==> flow/design.v <==
module ALU(Zero, ALU_Result, InputData1, InputData2, shamt, ALU_Control);
input [31:0] InputData1, InputData2;
input [4:0] shamt;
input [3:0] ALU_Control;
output Zero;
output reg [31:0] ALU_Result;
assign Zero = (ALU_Result == 0) ? 1 : 0;
always @ (*)
begin
	case(ALU_Control)
		4'd1: begin 
			ALU_Result <= InputData1+InputData2;
		       end
		4'd2: begin 
			ALU_Result <= InputData1-InputData2;
		       end
		4'd3: begin 
			ALU_Result <= InputData2 << shamt;
		       end
		4'd4: begin 
			ALU_Result <= InputData2 >> shamt;
		       end
		4'd5: begin 
			ALU_Result <= InputData1&InputData2;
		       end
		4'd6: begin 
			ALU_Result <= InputData1|InputData2;
		       end
		4'd7: begin 
			ALU_Result <= ~(InputData1|InputData2);
		       end
		4'd8: begin 
			ALU_Result <= (InputData1<InputData2)? 1 : 0;
		       end
		4'd9: begin
			ALU_Result <= (InputData1 < InputData2);
		       end
		default: ALU_Result <= 0;
	endcase
end
endmodule
module ALU_Controller(ALU_Control,ALUOP,Function);
output reg [3:0] ALU_Control;
input wire [5:0] ALUOP;
input wire [5:0] Function;
always @ (*)
begin
	ALU_Control = 4'd0;	 
	case(ALUOP)
		6'h0:  
		begin
			case(Function)
				6'h20: ALU_Control = 4'd1;	 
				6'h22: ALU_Control = 4'd2;	 
				6'h0: ALU_Control = 4'd3;	 
				6'h2: ALU_Control = 4'd4;	 
				6'h24: ALU_Control = 4'd5;	 
				6'h25: ALU_Control = 4'd6;	 
				6'h27: ALU_Control = 4'd7;	 
				6'h2B: ALU_Control = 4'd8;	 
				6'h2A: ALU_Control = 4'd9;	 
			endcase
		end
		6'h8: ALU_Control = 4'd1;	 
		6'h23: ALU_Control = 4'd1;	 
		6'h21: ALU_Control = 4'd1;	 
		6'h25: ALU_Control = 4'd1;	 
		6'h2B: ALU_Control = 4'd1;	 
		6'hC : ALU_Control = 4'd5;	 
		6'hD : ALU_Control = 4'd6;	 
		6'h4 : ALU_Control = 4'd2;	 
	endcase
end  
endmodule
module SignExtender(ExtendedValue,HalfWord,Unsigned);
output reg [31:0]ExtendedValue;
input wire [15:0]HalfWord;
input wire Unsigned;
always @ (*) begin
	ExtendedValue[15:0] <= HalfWord;
	if(Unsigned==1)
		ExtendedValue[31:16] <= 0;
	else
		ExtendedValue[31:16] <= { 16 { HalfWord[15] } };
end
endmodule
module control_unit (
			beq, shift, aluSrc, regDst, memToReg,
			regWrite, memWrite, memRead, loadFullWord, loadSigned,
			instrOpCode, instrFunct);
	input [5:0] instrOpCode, instrFunct;
	output beq, shift, aluSrc, regDst, memToReg;
	output regWrite, memWrite, memRead, loadFullWord, loadSigned;
	assign beq = (instrOpCode == 6'h4);  
	assign shift = (instrOpCode == 6'h0) & (instrFunct == 6'h0 | instrFunct == 6'h2);  
	assign aluSrc = (instrOpCode == 6'h23 | instrOpCode == 6'h2B		 
			| instrOpCode == 6'h21 | instrOpCode == 6'h25		 
			| instrOpCode == 6'h8);					 
	assign regDst = ~aluSrc;
	assign regWrite = (instrOpCode != 6'h2B & instrOpCode != 6'h4);  
	assign memWrite = (instrOpCode == 6'h2B);  
	assign memRead = (instrOpCode == 6'h23 | instrOpCode == 6'h21 | instrOpCode == 6'h25);
	assign loadFullWord = (instrOpCode == 6'h23);
	assign loadSigned = (instrOpCode == 6'h23 | instrOpCode == 6'h21);
	assign memToReg = memRead;
endmodule
module fwd_unit(fwdA, fwdB,
		instrRs_E, instrRt_E, writeReg_M, writeReg_WB, regWrite_M, regWrite_WB);
	input [4:0] instrRs_E, instrRt_E, writeReg_M, writeReg_WB;
	input regWrite_M, regWrite_WB;
	output [1:0] fwdA, fwdB;
	wire fwd_ALU_A, fwd_Full_A;
	wire fwd_ALU_B, fwd_Full_B;
	wire fwd_ALU, fwd_Full;
	assign fwdA = { fwd_ALU_A, fwd_Full_A };
	assign fwdB = { fwd_ALU_B, fwd_Full_B };
	assign fwd_ALU = regWrite_M & (writeReg_M != 5'd0);
	assign fwd_Full = regWrite_WB & (writeReg_WB != 5'd0);
	assign fwd_ALU_A = fwd_ALU & (instrRs_E == writeReg_M);
	assign fwd_ALU_B = fwd_ALU & (instrRt_E == writeReg_M);
	assign fwd_Full_A = fwd_Full & (instrRs_E == writeReg_WB) & ~fwd_ALU_A;
	assign fwd_Full_B = fwd_Full & (instrRt_E == writeReg_WB) & ~fwd_ALU_B;
endmodule
module mux_4_x_32 (out, in0, in1, in2, in3, defaultWire, sel);
	input [1:0] sel;
	input [31:0] in0, in1, in2, in3, defaultWire;
	output reg [31:0] out;
	always @(*) begin
		case (sel)
			00: out <= in0;
			01: out <= in1;
			10: out <= in2;
			11: out <= in3;
			default: out <= defaultWire;
		endcase
	end
endmodule
module register_32 (wordOut, wordIn, write, reset, clk);
	input write, reset, clk;
	input [31:0] wordIn;
	output reg [31:0] wordOut;
	always @(posedge clk, posedge reset) begin
		if(reset) wordOut <= 32'd0;
		else if(write) wordOut <= wordIn;
	end
endmodule
module register_5 (wordOut, wordIn, write, reset, clk);
	input write, reset, clk;
	input [4:0] wordIn;
	output reg [4:0] wordOut;
	always @(posedge clk, posedge reset) begin
		if(reset) wordOut <= 4'd0;
		else if(write) wordOut <= wordIn;
	end
endmodule
module D_FlipFlop (bitOut, bitIn, write, reset, clk);
	input write, reset, clk;
	input bitIn;
	output reg bitOut;
	always @(posedge clk, posedge reset) begin
		if(reset) bitOut <= 1'd0;
		else if(write) bitOut <= bitIn;
	end
endmodule
module IF_ID_ppreg (instrOut, pcPlus4Out, instrIn, pcPlus4In, write, reset, clk);
	input write, reset, clk;
	input [31:0] instrIn, pcPlus4In;
	output [31:0] instrOut, pcPlus4Out;
	register_32 instrReg (instrOut, instrIn, write, reset, clk);
	register_32 pcPlus4Reg (pcPlus4Out, pcPlus4In, write, reset, clk);
endmodule
module ID_EXE_ppreg (
	pcPlus4Out, pcPlus4In, syscallOut, syscallIn,
	instrRsOut, instrRsIn, instrRtOut, instrRtIn, instrRdOut, instrRdIn,
	imm32Out, imm32In, shamtOut, shamtIn,
	regData1Out, regData1In, regData2Out, regData2In,
	aluOpOut, aluOpIn, aluSrcOut, aluSrcIn, shiftOut, shiftIn,
	regDstOut, regDstIn, regWriteOut, regWriteIn,
	branchOut, branchIn, memToRegOut, memToRegIn,
	memWriteOut, memWriteIn, memReadOut, memReadIn,
	loadFullWordOut, loadFullWordIn, loadSignedOut, loadSignedIn,
	write, reset, clk);
	input write, reset, clk;
	input [31:0] pcPlus4In, imm32In, regData1In, regData2In;
	input [4:0] instrRsIn, instrRtIn, instrRdIn, shamtIn;
	input [3:0] aluOpIn;
	input aluSrcIn, shiftIn, regDstIn, regWriteIn, branchIn, memToRegIn;
	input memWriteIn, memReadIn, loadFullWordIn, loadSignedIn;
	input syscallIn;
	output [31:0] pcPlus4Out, imm32Out, regData1Out, regData2Out;
	output [4:0] instrRsOut, instrRtOut, instrRdOut, shamtOut;
	output [3:0] aluOpOut;
	output aluSrcOut, shiftOut, regDstOut, regWriteOut, branchOut, memToRegOut;
	output memWriteOut, memReadOut, loadFullWordOut, loadSignedOut;
	output syscallOut;
	wire [4:0] aluOpIn5, aluOpOut5;
	assign aluOpOut = aluOpOut5[3:0];
	assign aluOpIn5 = { 1'd0, aluOpIn };
	register_32 pcPlus4Reg (pcPlus4Out, pcPlus4In, write, reset, clk);
	register_32 imm32Reg (imm32Out, imm32In, write, reset, clk);
	register_32 regData1Reg (regData1Out, regData1In, write, reset, clk);
	register_32 regData2Reg (regData2Out, regData2In, write, reset, clk);
	register_5 instrRsReg (instrRsOut, instrRsIn, write, reset, clk);
	register_5 instrRtReg (instrRtOut, instrRtIn, write, reset, clk);
	register_5 instrRdReg (instrRdOut, instrRdIn, write, reset, clk);
	register_5 shamtReg (shamtOut, shamtIn, write, reset, clk);
	register_5 aluOpReg (aluOpOut5, aluOpIn5, write, reset, clk);
	D_FlipFlop aluSrcFF	(aluSrcOut, aluSrcIn, write, reset, clk);
	D_FlipFlop shiftFF	(shiftOut, shiftIn, write, reset, clk);
	D_FlipFlop regDstFF	(regDstOut, regDstIn, write, reset, clk);
	D_FlipFlop regWriteFF	(regWriteOut, regWriteIn, write, reset, clk);
	D_FlipFlop branchFF	(branchOut, branchIn, write, reset, clk);
	D_FlipFlop memToRegFF	(memToRegOut, memToRegIn, write, reset, clk);
	D_FlipFlop memWriteFF	(memWriteOut, memWriteIn, write, reset, clk);
	D_FlipFlop memReadFF	(memReadOut, memReadIn, write, reset, clk);
	D_FlipFlop loadFullWord	(loadFullWordOut, loadFullWordIn, write, reset, clk);
	D_FlipFlop loadSignedFF	(loadSignedOut, loadSignedIn, write, reset, clk);
	D_FlipFlop syscallFF	(syscallOut, syscallIn, write, reset, clk);
endmodule
module EXE_MEM_ppreg (
	syscallOut, syscallIn,
	regData2Out, regData2In, aluResultOut, aluResultIn,
	writeRegOut, writeRegIn,
	regWriteOut, regWriteIn, memToRegOut, memToRegIn,
	memWriteOut, memWriteIn, memReadOut, memReadIn,
	loadFullWordOut, loadFullWordIn, loadSignedOut, loadSignedIn,
	write, reset, clk);
	input write, reset, clk;
	input [31:0] regData2In, aluResultIn;
	input [4:0] writeRegIn;
	input regWriteIn, memToRegIn;
	input memWriteIn, memReadIn, loadFullWordIn, loadSignedIn;
	input syscallIn;
	output [31:0] regData2Out, aluResultOut;
	output [4:0] writeRegOut;
	output regWriteOut, memToRegOut;
	output memWriteOut, memReadOut, loadFullWordOut, loadSignedOut;
	output syscallOut;
	register_32 regData2Reg (regData2Out, regData2In, write, reset, clk);
	register_32 aluResultReg (aluResultOut, aluResultIn, write, reset, clk);
	register_5 writeRegReg (writeRegOut, writeRegIn, write, reset, clk);
	D_FlipFlop regWriteFF	(regWriteOut, regWriteIn, write, reset, clk);
	D_FlipFlop memToRegFF	(memToRegOut, memToRegIn, write, reset, clk);
	D_FlipFlop memWriteFF	(memWriteOut, memWriteIn, write, reset, clk);
	D_FlipFlop memReadFF	(memReadOut, memReadIn, write, reset, clk);
	D_FlipFlop loadFullWord	(loadFullWordOut, loadFullWordIn, write, reset, clk);
	D_FlipFlop loadSignedFF	(loadSignedOut, loadSignedIn, write, reset, clk);
	D_FlipFlop syscallFF	(syscallOut, syscallIn, write, reset, clk);
endmodule
module MEM_WB_ppreg (
	syscallOut, syscallIn,
	memDataOut, memDataIn, aluResultOut, aluResultIn,
	writeRegOut, writeRegIn,
	regWriteOut, regWriteIn, memToRegOut, memToRegIn,
	write, reset, clk);
	input write, reset, clk;
	input [31:0] memDataIn, aluResultIn;
	input [4:0] writeRegIn;
	input regWriteIn, memToRegIn;
	input syscallIn;
	output [31:0] memDataOut, aluResultOut;
	output [4:0] writeRegOut;
	output regWriteOut, memToRegOut;
	output syscallOut;
	register_32 memDataReg (memDataOut, memDataIn, write, reset, clk);
	register_32 aluResultReg (aluResultOut, aluResultIn, write, reset, clk);
	register_5 writeRegReg (writeRegOut, writeRegIn, write, reset, clk);
	D_FlipFlop regWriteFF	(regWriteOut, regWriteIn, write, reset, clk);
	D_FlipFlop memToRegFF	(memToRegOut, memToRegIn, write, reset, clk);
	D_FlipFlop syscallFF	(syscallOut, syscallIn, write, reset, clk);
endmodule
module RegisterFile(ReadData1,ReadData2,ReadReg1,ReadReg2,WriteReg,WriteData,RegWriteSignal,clk);
    input [4:0] ReadReg1, ReadReg2, WriteReg;
    input [31:0] WriteData;
    input clk, RegWriteSignal;
    output [31:0] ReadData1, ReadData2;
    reg [31:0] Registers[31:0];
	assign ReadData1 = (ReadReg1 == 0) ? 32'd0 : Registers[ReadReg1];
	assign ReadData2 = (ReadReg2 == 0) ? 32'd0 : Registers[ReadReg2];
    always @ (posedge clk)
    begin
        if(RegWriteSignal==1)
            Registers[WriteReg] <= WriteData; 
    end
endmodule
module mips_core (
	input         clk,
	input         rst,           
	output [31:0] imem_addr,     
	input  [31:0] imem_rdata,    
	output [31:0] dmem_addr,     
	output [31:0] dmem_wdata,    
	output        dmem_we,       
	input  [31:0] dmem_rdata,    
	output        halt           
);
	wire pipeReset = rst;
	wire pipeWrite = 1'b1;
	wire syscall_D, syscall_E, syscall_M, syscall_W;
	wire [31:0] pcValue, pcNext;
	wire [31:0] pcPlus4_F, pcPlus4_D, pcPlus4_E;
	wire [31:0] pcOffsetNextInst_E;
	wire pcSrc;
	wire [31:0] instruction, instruction_D;
	wire [5:0] instrOpCode, instrFunct;
	wire [15:0] instrImm;
	wire [4:0] instrRs, instrRs_E;
	wire [4:0] instrRt, instrRt_E;
	wire [4:0] instrRd, instrRd_E;
	wire [4:0] instrShamt;
	wire [31:0] imm32_D, imm32_E;
	wire [31:0] regData1, regData1_E;
	wire [31:0] regData2, regData2_E, regData2_M;
	wire [31:0] writeData;
	wire [4:0] readReg1, readReg2;
	wire [4:0] writeReg_E, writeReg_M, writeReg;
	wire regWrite_D, regWrite_E, regWrite_M, regWrite;
	wire [31:0] aluOprd1, aluOprd2_FWD, aluOprd2;
	wire [4:0] aluShamt;
	wire [3:0] aluOp_D, aluOp;
	wire [31:0] aluResult, aluResult_M, aluResult_W;
	wire aluZero;
	wire [31:0] memDataOut, memDataOut_W;
	wire memWrite_D, memRead_D, loadFullWord_D, loadSigned_D;
	wire memWrite_E, memRead_E, loadFullWord_E, loadSigned_E;
	wire memWrite_M, memRead_M, loadFullWord_M, loadSigned_M;
	wire branch_D, aluSrc_D, regDst_D;
	wire branch_E, aluSrc_E, regDst_E;
	wire memToReg_D, memToReg_E, memToReg_M, memToReg_W;
	wire shift_D, shift_E;
	wire [1:0] fwdA, fwdB;
	assign pcPlus4_F = pcValue + 4;
	assign pcOffsetNextInst_E = pcPlus4_E + (imm32_E << 2);
	assign pcSrc = branch_E & aluZero;
	assign pcNext = pcSrc ? pcOffsetNextInst_E : pcPlus4_F;
	assign imem_addr = pcValue;
	assign instruction = imem_rdata;
	assign instrOpCode = instruction_D[31:26];
	assign instrRs = instruction_D[25:21];
	assign instrRt = instruction_D[20:16];
	assign instrRd = instruction_D[15:11];
	assign instrFunct = instruction_D[5:0];
	assign instrShamt = instruction_D[10:6];
	assign instrImm = instruction_D[15:0];
	assign syscall_D = (instruction_D == 32'h0000000c);
	SignExtender offsetSignExtender (imm32_D, instrImm, 1'b0);
	assign readReg1 = instrRs;
	assign readReg2 = instrRt;
	assign aluOprd2 = aluSrc_E ? imm32_E : aluOprd2_FWD;
	mux_4_x_32 aluOprd1_fwdMux (aluOprd1, regData1_E, writeData, aluResult_M, 32'd0, regData1_E, fwdA);
	mux_4_x_32 aluOprd2_fwdMux (aluOprd2_FWD, regData2_E, writeData, aluResult_M, 32'd0, regData2_E, fwdB);
	assign writeReg_E = regDst_E ? instrRd_E : instrRt_E;
	assign dmem_addr = aluResult_M;
	assign dmem_wdata = regData2_M;
	assign dmem_we = memWrite_M;
	assign memDataOut[15:0] = dmem_rdata[15:0];
	assign memDataOut[31:16] = loadFullWord_M ? dmem_rdata[31:16] :
				   loadSigned_M ? {16{dmem_rdata[15]}} : 16'd0;
	assign writeData = memToReg_W ? memDataOut_W : aluResult_W;
	assign halt = syscall_W;
	register_32	PC (pcValue, pcNext, pipeWrite, pipeReset, clk);
	RegisterFile	reg_file (regData1, regData2, readReg1, readReg2, writeReg, writeData, regWrite, clk);
	ALU		alu (aluZero, aluResult, aluOprd1, aluOprd2, aluShamt, aluOp);
	ALU_Controller	aluControl (aluOp_D, instrOpCode, instrFunct);
	control_unit	CU (branch_D, shift_D, aluSrc_D, regDst_D, memToReg_D, regWrite_D,
				memWrite_D, memRead_D, loadFullWord_D, loadSigned_D,
				instrOpCode, instrFunct);
	fwd_unit	FU (fwdA, fwdB, instrRs_E, instrRt_E, writeReg_M, writeReg, regWrite_M, regWrite);
	IF_ID_ppreg IF_ID (instruction_D, pcPlus4_D, instruction, pcPlus4_F, pipeWrite, pipeReset, clk);
	ID_EXE_ppreg ID_EXE (
		pcPlus4_E, pcPlus4_D, syscall_E, syscall_D,
		instrRs_E, instrRs, instrRt_E, instrRt, instrRd_E, instrRd,
		imm32_E, imm32_D, aluShamt, instrShamt,
		regData1_E, regData1, regData2_E, regData2,
		aluOp, aluOp_D, aluSrc_E, aluSrc_D, shift_E, shift_D,
		regDst_E, regDst_D, regWrite_E, regWrite_D, branch_E, branch_D, memToReg_E, memToReg_D,
		memWrite_E, memWrite_D, memRead_E, memRead_D,
		loadFullWord_E, loadFullWord_D, loadSigned_E, loadSigned_D,
		pipeWrite, pipeReset, clk);
	EXE_MEM_ppreg EXE_MEM (
		syscall_M, syscall_E,
		regData2_M, regData2_E, aluResult_M, aluResult,
		writeReg_M, writeReg_E,
		regWrite_M, regWrite_E, memToReg_M, memToReg_E,
		memWrite_M, memWrite_E, memRead_M, memRead_E,
		loadFullWord_M, loadFullWord_E, loadSigned_M, loadSigned_E,
		pipeWrite, pipeReset, clk);
	MEM_WB_ppreg MEM_WB (
		syscall_W, syscall_M,
		memDataOut_W, memDataOut, aluResult_W, aluResult_M,
		writeReg, writeReg_M,
		regWrite, regWrite_M, memToReg_W, memToReg_M,
		pipeWrite, pipeReset, clk);
endmodule
# == Reports on mips_core ==
# The steps from the RTL of mips_core to its reports follow in flow order.
# Lines are those of the file above, counted from 1.
# Library cell names are shortened.
# A cell with n/a has no value.
# inputs
design,mips_core
clk_port,clk
library,sky130hd
corner,tt_025C_1v80

# == After elaboration ==
# Yosys after proc, flatten, opt, wreduce and memory -nomap, before mapping. Enables and synchronous resets that opt folds into registers are not counted as muxes. Memory bits, and registers merged into a memory's read port (data or address), are not among the register bits. Print and check cells are not counted.
# Memory sizes are those after Yosys's memory passes, which may raise the word count (mostly to a power of two), join words into wider ones and drop unused or constant bits.
# op_classes
n_div,0
addsub,4
compare,2
shift,2
bitwise,22
mux,18
reduce_logical,8
equal,34
mul,0
# op_table
operator,count
parallel mux 32 bit (select 9 bit),1
2-to-1 mux 32 bit,8
== test 6 bit with constant B,11
adder 32 bit,2
< comparator 32 bit,2
parallel mux 4 bit (select 9 bit),1
adder 32 x 3 -> 32 bit with constant B,1
subtractor 32 bit,1
AND 32 bit,1
bitwise OR 32 bit,1
== test 32 x 4 -> 1 bit with constant B,1
left shift 32 x 5 -> 32 bit,1
right shift 32 x 5 -> 32 bit,1
NOT 32 bit,1
zero test 32 bit,1
2-to-1 mux 16 bit,2
== test 5 bit,4
parallel mux 4 bit (select 5 bit),1
== test 6 x 4 -> 1 bit with constant B,3
== test 4 x 3 -> 1 bit with constant B,4
zero test 6 bit,2
AND 1 bit,10
zero test 5 bit,2
nonzero test 5 bit,2
2-to-1 mux 5 bit,2
== test 4 x 2 -> 1 bit with constant B,2
== test 4 bit with constant B,2
bitwise OR 1 bit,6
# Other operator kinds: 9; their cells: 14.
# bits
regBits,388
clocked_rd_ports_x_width,0
out_inout_bits,98
latch_bits,0
ramBits,1024
n_memories,1
rom_bits,0
in_bits,66
# memory_table
memory,words,word_bits,rd,write_ports,line,text
reg_file.Registers,32,32,2,1,277,reg [31:0] Registers[31:0];

# == Depth ==
# Depth = most cells in a row (Yosys ltp): at word level without a register or memory, in the mapped netlist without a sequential cell, where the memories' decode and read muxes count.
# depth
word_depth,15
abc_area,0
depth_mapped,29

# == Synthesis result ==
# The flow's flattened synthesis, as Yosys stat reports it; memories are mapped. The netlist is that of the ABC_AREA named above (0 if unset); the other value can give another one.
# synth_totals
mapped_area_um2,70013.4
ffs,1402
cells,4479
buf_cells,301
# by_type
type,count
edfxtp_1,1024
mux4_2,648
dfrtp_1,378
ha_1,131
mux2i_1,135
nor2_1,290
nand2_1,221
a21oi_1,162
clkbuf_1,202
mux2_2,55
nand3_1,111
inv_1,147
o21ai_0,109
xnor2_1,52
mux2_4,28
xor2_1,35
nor3_1,59
buf_1,77
# Not listed: further types 75, cells in them 615.
# The figures by module come from a second, unflattened synthesis with its own total; it is not the netlist above.
# unflattened
cells_unflattened,5555
hier_area_um2,79608.9
# Each row is one instance without its submodules.
# modules
mod,mod_seq_area_um2,n_inst,cells,mod_area_um2
RegisterFile,30749.5,1,2400,46960.0
register_32,800.8,11,69,1348.8
ALU,0.0,1,1405,9758.1
mips_core,0.0,1,514,3528.4
mux_4_x_32,0.0,2,107,714.4
register_5,125.1,7,11,185.2
D_FlipFlop,25.0,21,3,43.8
fwd_unit,0.0,1,38,287.8
SignExtender,0.0,1,32,246.5
ALU_Controller,0.0,1,32,217.7
control_unit,0.0,1,20,125.1
ID_EXE_ppreg,0.0,1,1,3.8
EXE_MEM_ppreg,0.0,1,0,0.0
IF_ID_ppreg,0.0,1,0,0.0
MEM_WB_ppreg,0.0,1,0,0.0

# == Worst setup path after synthesis ==
# Source: OpenSTA report_checks on the synthesized netlist (no wires, ideal clock, input and output delay 20% of the period each), path of least setup slack; recovery checks are left aside. Register names are those of the netlist, which keeps one name where synthesis merged equal registers.
# synth_timing
path_kind,reg2reg
startpoint,register MEM_WB.writeRegReg.wordOut[1]
endpoint,register PC.wordOut[10]
delay_ns,6.618
required_ns,9.875
clock_period_ns,10.0
driving_pins,28
t_arrival_ns,6.493
launch_ns,0.000
setup_slack_ns,3.382
period_less_setup_slack_ns,6.618
# "delay_ns" is the arrival time less input delay plus setup time.
# "driving_pins" counts driving pins, that of a launching flip-flop among them; a cell with two outputs on the path counts twice.
# "period_less_setup_slack_ns" = period - worst setup slack (recovery checks aside). The figure is calculated, with input and output delays left at 20% of the set period.
# Between the ends stands the longest chain of elaborated cells between them, by number of cells; it is not shown to be the way that was timed. Of several equally long chains one is given.
# Each line given opens the expression or statement behind the cell; cells for indexed reads and writes are added by Yosys, which also makes memories of some case tables.
# synth_between
cell_sequence,dfrtp_1 -> buf_2 -> xnor2_1 -> nand2_1 -> or4_1 -> buf_2 -> buf_6 -> or4_1 -> nand3_1 -> ha_1 -> inv_1 -> fa_1 -> nor2b_1 -> o31ai_1 -> a211o_1 -> a2111oi_0 -> nor3_1 -> o21ai_1 -> o211ai_1 -> a21oi_1 -> nor4b_1 -> o221ai_1 -> or3b_2 -> and4b_1 -> nand3b_1 -> nor4_4 -> buf_6 -> mux2_4
elab_chain_cells,14
# synth_rtl
element,line,text
"start, declared",150,output reg [4:0] wordOut;
"start, assigned",152,if(reset) wordOut <= 4'd0;
"start, assigned",153,else if(write) wordOut <= wordIn;
nonzero test 5 bit,118,assign fwd_Full = regWrite_WB & (writeReg_WB != 5'd0);
AND 1 bit,118,
AND 1 bit x2,122,assign fwd_Full_B = fwd_Full & (instrRt_E == writeReg_WB) & ~fwd_ALU_B;
== test 2 x 1 -> 1 bit,129,case (sel)
2-to-1 mux 32 bit,129,
2-to-1 mux 32 bit,349,assign aluOprd2 = aluSrc_E ? imm32_E : aluOprd2_FWD;
bitwise OR 32 bit,30,ALU_Result <= ~(InputData1|InputData2);
NOT 32 bit,30,
parallel mux 32 bit (select 9 bit),10,case(ALU_Control)
zero test 32 bit,7,assign Zero = (ALU_Result == 0) ? 1 : 0;
2-to-1 mux 1 bit,7,
AND 1 bit,334,assign pcSrc = branch_E & aluZero;
2-to-1 mux 32 bit,335,assign pcNext = pcSrc ? pcOffsetNextInst_E : pcPlus4_F;
"end, assigned",143,if(reset) wordOut <= 32'd0;
"end, assigned",144,else if(write) wordOut <= wordIn;
"end, declared",141,output reg [31:0] wordOut;

# == Worst path after layout ==
# Path of least setup slack in the final report of run 1 (OpenROAD, finished layout, wires in). Where an end is a register, its clock arrival counts in the times.
# layout_timing
path_kind,reg2reg
startpoint,register MEM_WB.writeRegReg.wordOut[3]
endpoint,register PC.wordOut[27]
t_arrival_ns,7.94
setup_slack_ns,-0.19
launch_ns,0.75
driving_pins,29
clock_period_ns,7.11
required_ns,7.75
# Between the ends stands the longest chain of elaborated cells between them, by number of cells; it is not shown to be the way that was timed. Of several equally long chains one is given.
# layout_between
cell_sequence,dfrtp_1 -> buf_6 -> or3_4 -> nor3_4 -> buf_6 -> or4_4 -> buf_12 -> buf_6 -> or4_4 -> nand2_4 -> a21o_4 -> ha_4 -> nor2b_1 -> or4_4 -> o31ai_4 -> buf_4 -> a211o_1 -> a21oi_1 -> o21bai_1 -> xnor2_1 -> o211ai_1 -> or4_4 -> nor4_1 -> and4b_2 -> nand3b_1 -> nor4_4 -> buf_8 -> clkbuf_16 -> mux2_4
elab_chain_cells,14
# layout_rtl
element,line,text
"start, declared",150,output reg [4:0] wordOut;
"start, assigned",152,if(reset) wordOut <= 4'd0;
"start, assigned",153,else if(write) wordOut <= wordIn;
nonzero test 5 bit,118,assign fwd_Full = regWrite_WB & (writeReg_WB != 5'd0);
AND 1 bit,118,
AND 1 bit x2,122,assign fwd_Full_B = fwd_Full & (instrRt_E == writeReg_WB) & ~fwd_ALU_B;
== test 2 x 1 -> 1 bit,129,case (sel)
2-to-1 mux 32 bit,129,
2-to-1 mux 32 bit,349,assign aluOprd2 = aluSrc_E ? imm32_E : aluOprd2_FWD;
bitwise OR 32 bit,30,ALU_Result <= ~(InputData1|InputData2);
NOT 32 bit,30,
parallel mux 32 bit (select 9 bit),10,case(ALU_Control)
zero test 32 bit,7,assign Zero = (ALU_Result == 0) ? 1 : 0;
2-to-1 mux 1 bit,7,
AND 1 bit,334,assign pcSrc = branch_E & aluZero;
2-to-1 mux 32 bit,335,assign pcNext = pcSrc ? pcOffsetNextInst_E : pcPlus4_F;
"end, assigned",143,if(reset) wordOut <= 32'd0;
"end, assigned",144,else if(write) wordOut <= wordIn;
"end, declared",141,output reg [31:0] wordOut;

# Design mips_core on sky130hd. What follows are 3 stored runs of the flow, each under its own settings; their order means nothing. The constraints put input and output delay at 20% of the set period each and load the outputs with 0.01 pF.
# "clock_period_reached_ns" means the clock period less the worst setup slack. The figure is calculated, with input and output delays left at 20% of the set period.
# By "timing.worst_path_ns" is meant the share of the clock period that the worst setup path is allowed (20% is reserved at inputs, 20% at outputs), minus its slack. Clock arrival times at its registers enter into it.
# Settings: -- = not set for that run.
stored run,ABC_AREA,CAP_MARGIN,CELL_PAD_IN_SITES_DETAIL_PLACEMENT,CELL_PAD_IN_SITES_GLOBAL_PLACEMENT,CORE_MARGIN,CORE_UTILIZATION,CTS_CLUSTER_DIAMETER,CTS_CLUSTER_SIZE,GPL_ROUTABILITY_DRIVEN,GPL_TIMING_DRIVEN,SLEW_MARGIN,period_ns,PLACE_DENSITY_LB_ADDON,post_route_stdcell_area_um2,worstSetupSlack_ns,ws_hold_ns,timing.worst_path_ns,critical_path_kind,finish.utilization_pct,design.die.area_um2,setupTns_ns,ys_area_um2,clock_period_reached_ns
run 1,0,10,1,2,10,31,311,34,0,0,35,7.11,--,82277.7,-0.191,0.345,7.30,reg2reg,36.6,245258.0,-5.193,70013.4,7.301
run 2,0,20,0,--,3,31,--,--,--,--,35,7.11,0.08,84219.5,0.166,0.341,6.94,reg2reg,37.7,231587.0,0.000,70013.4,6.944
run 3,--,40,0,--,7,31,--,31,1,0,20,10.5,0.27,84652.4,0.890,0.316,9.61,reg2reg,37.7,239351.0,0.000,70013.4,9.610
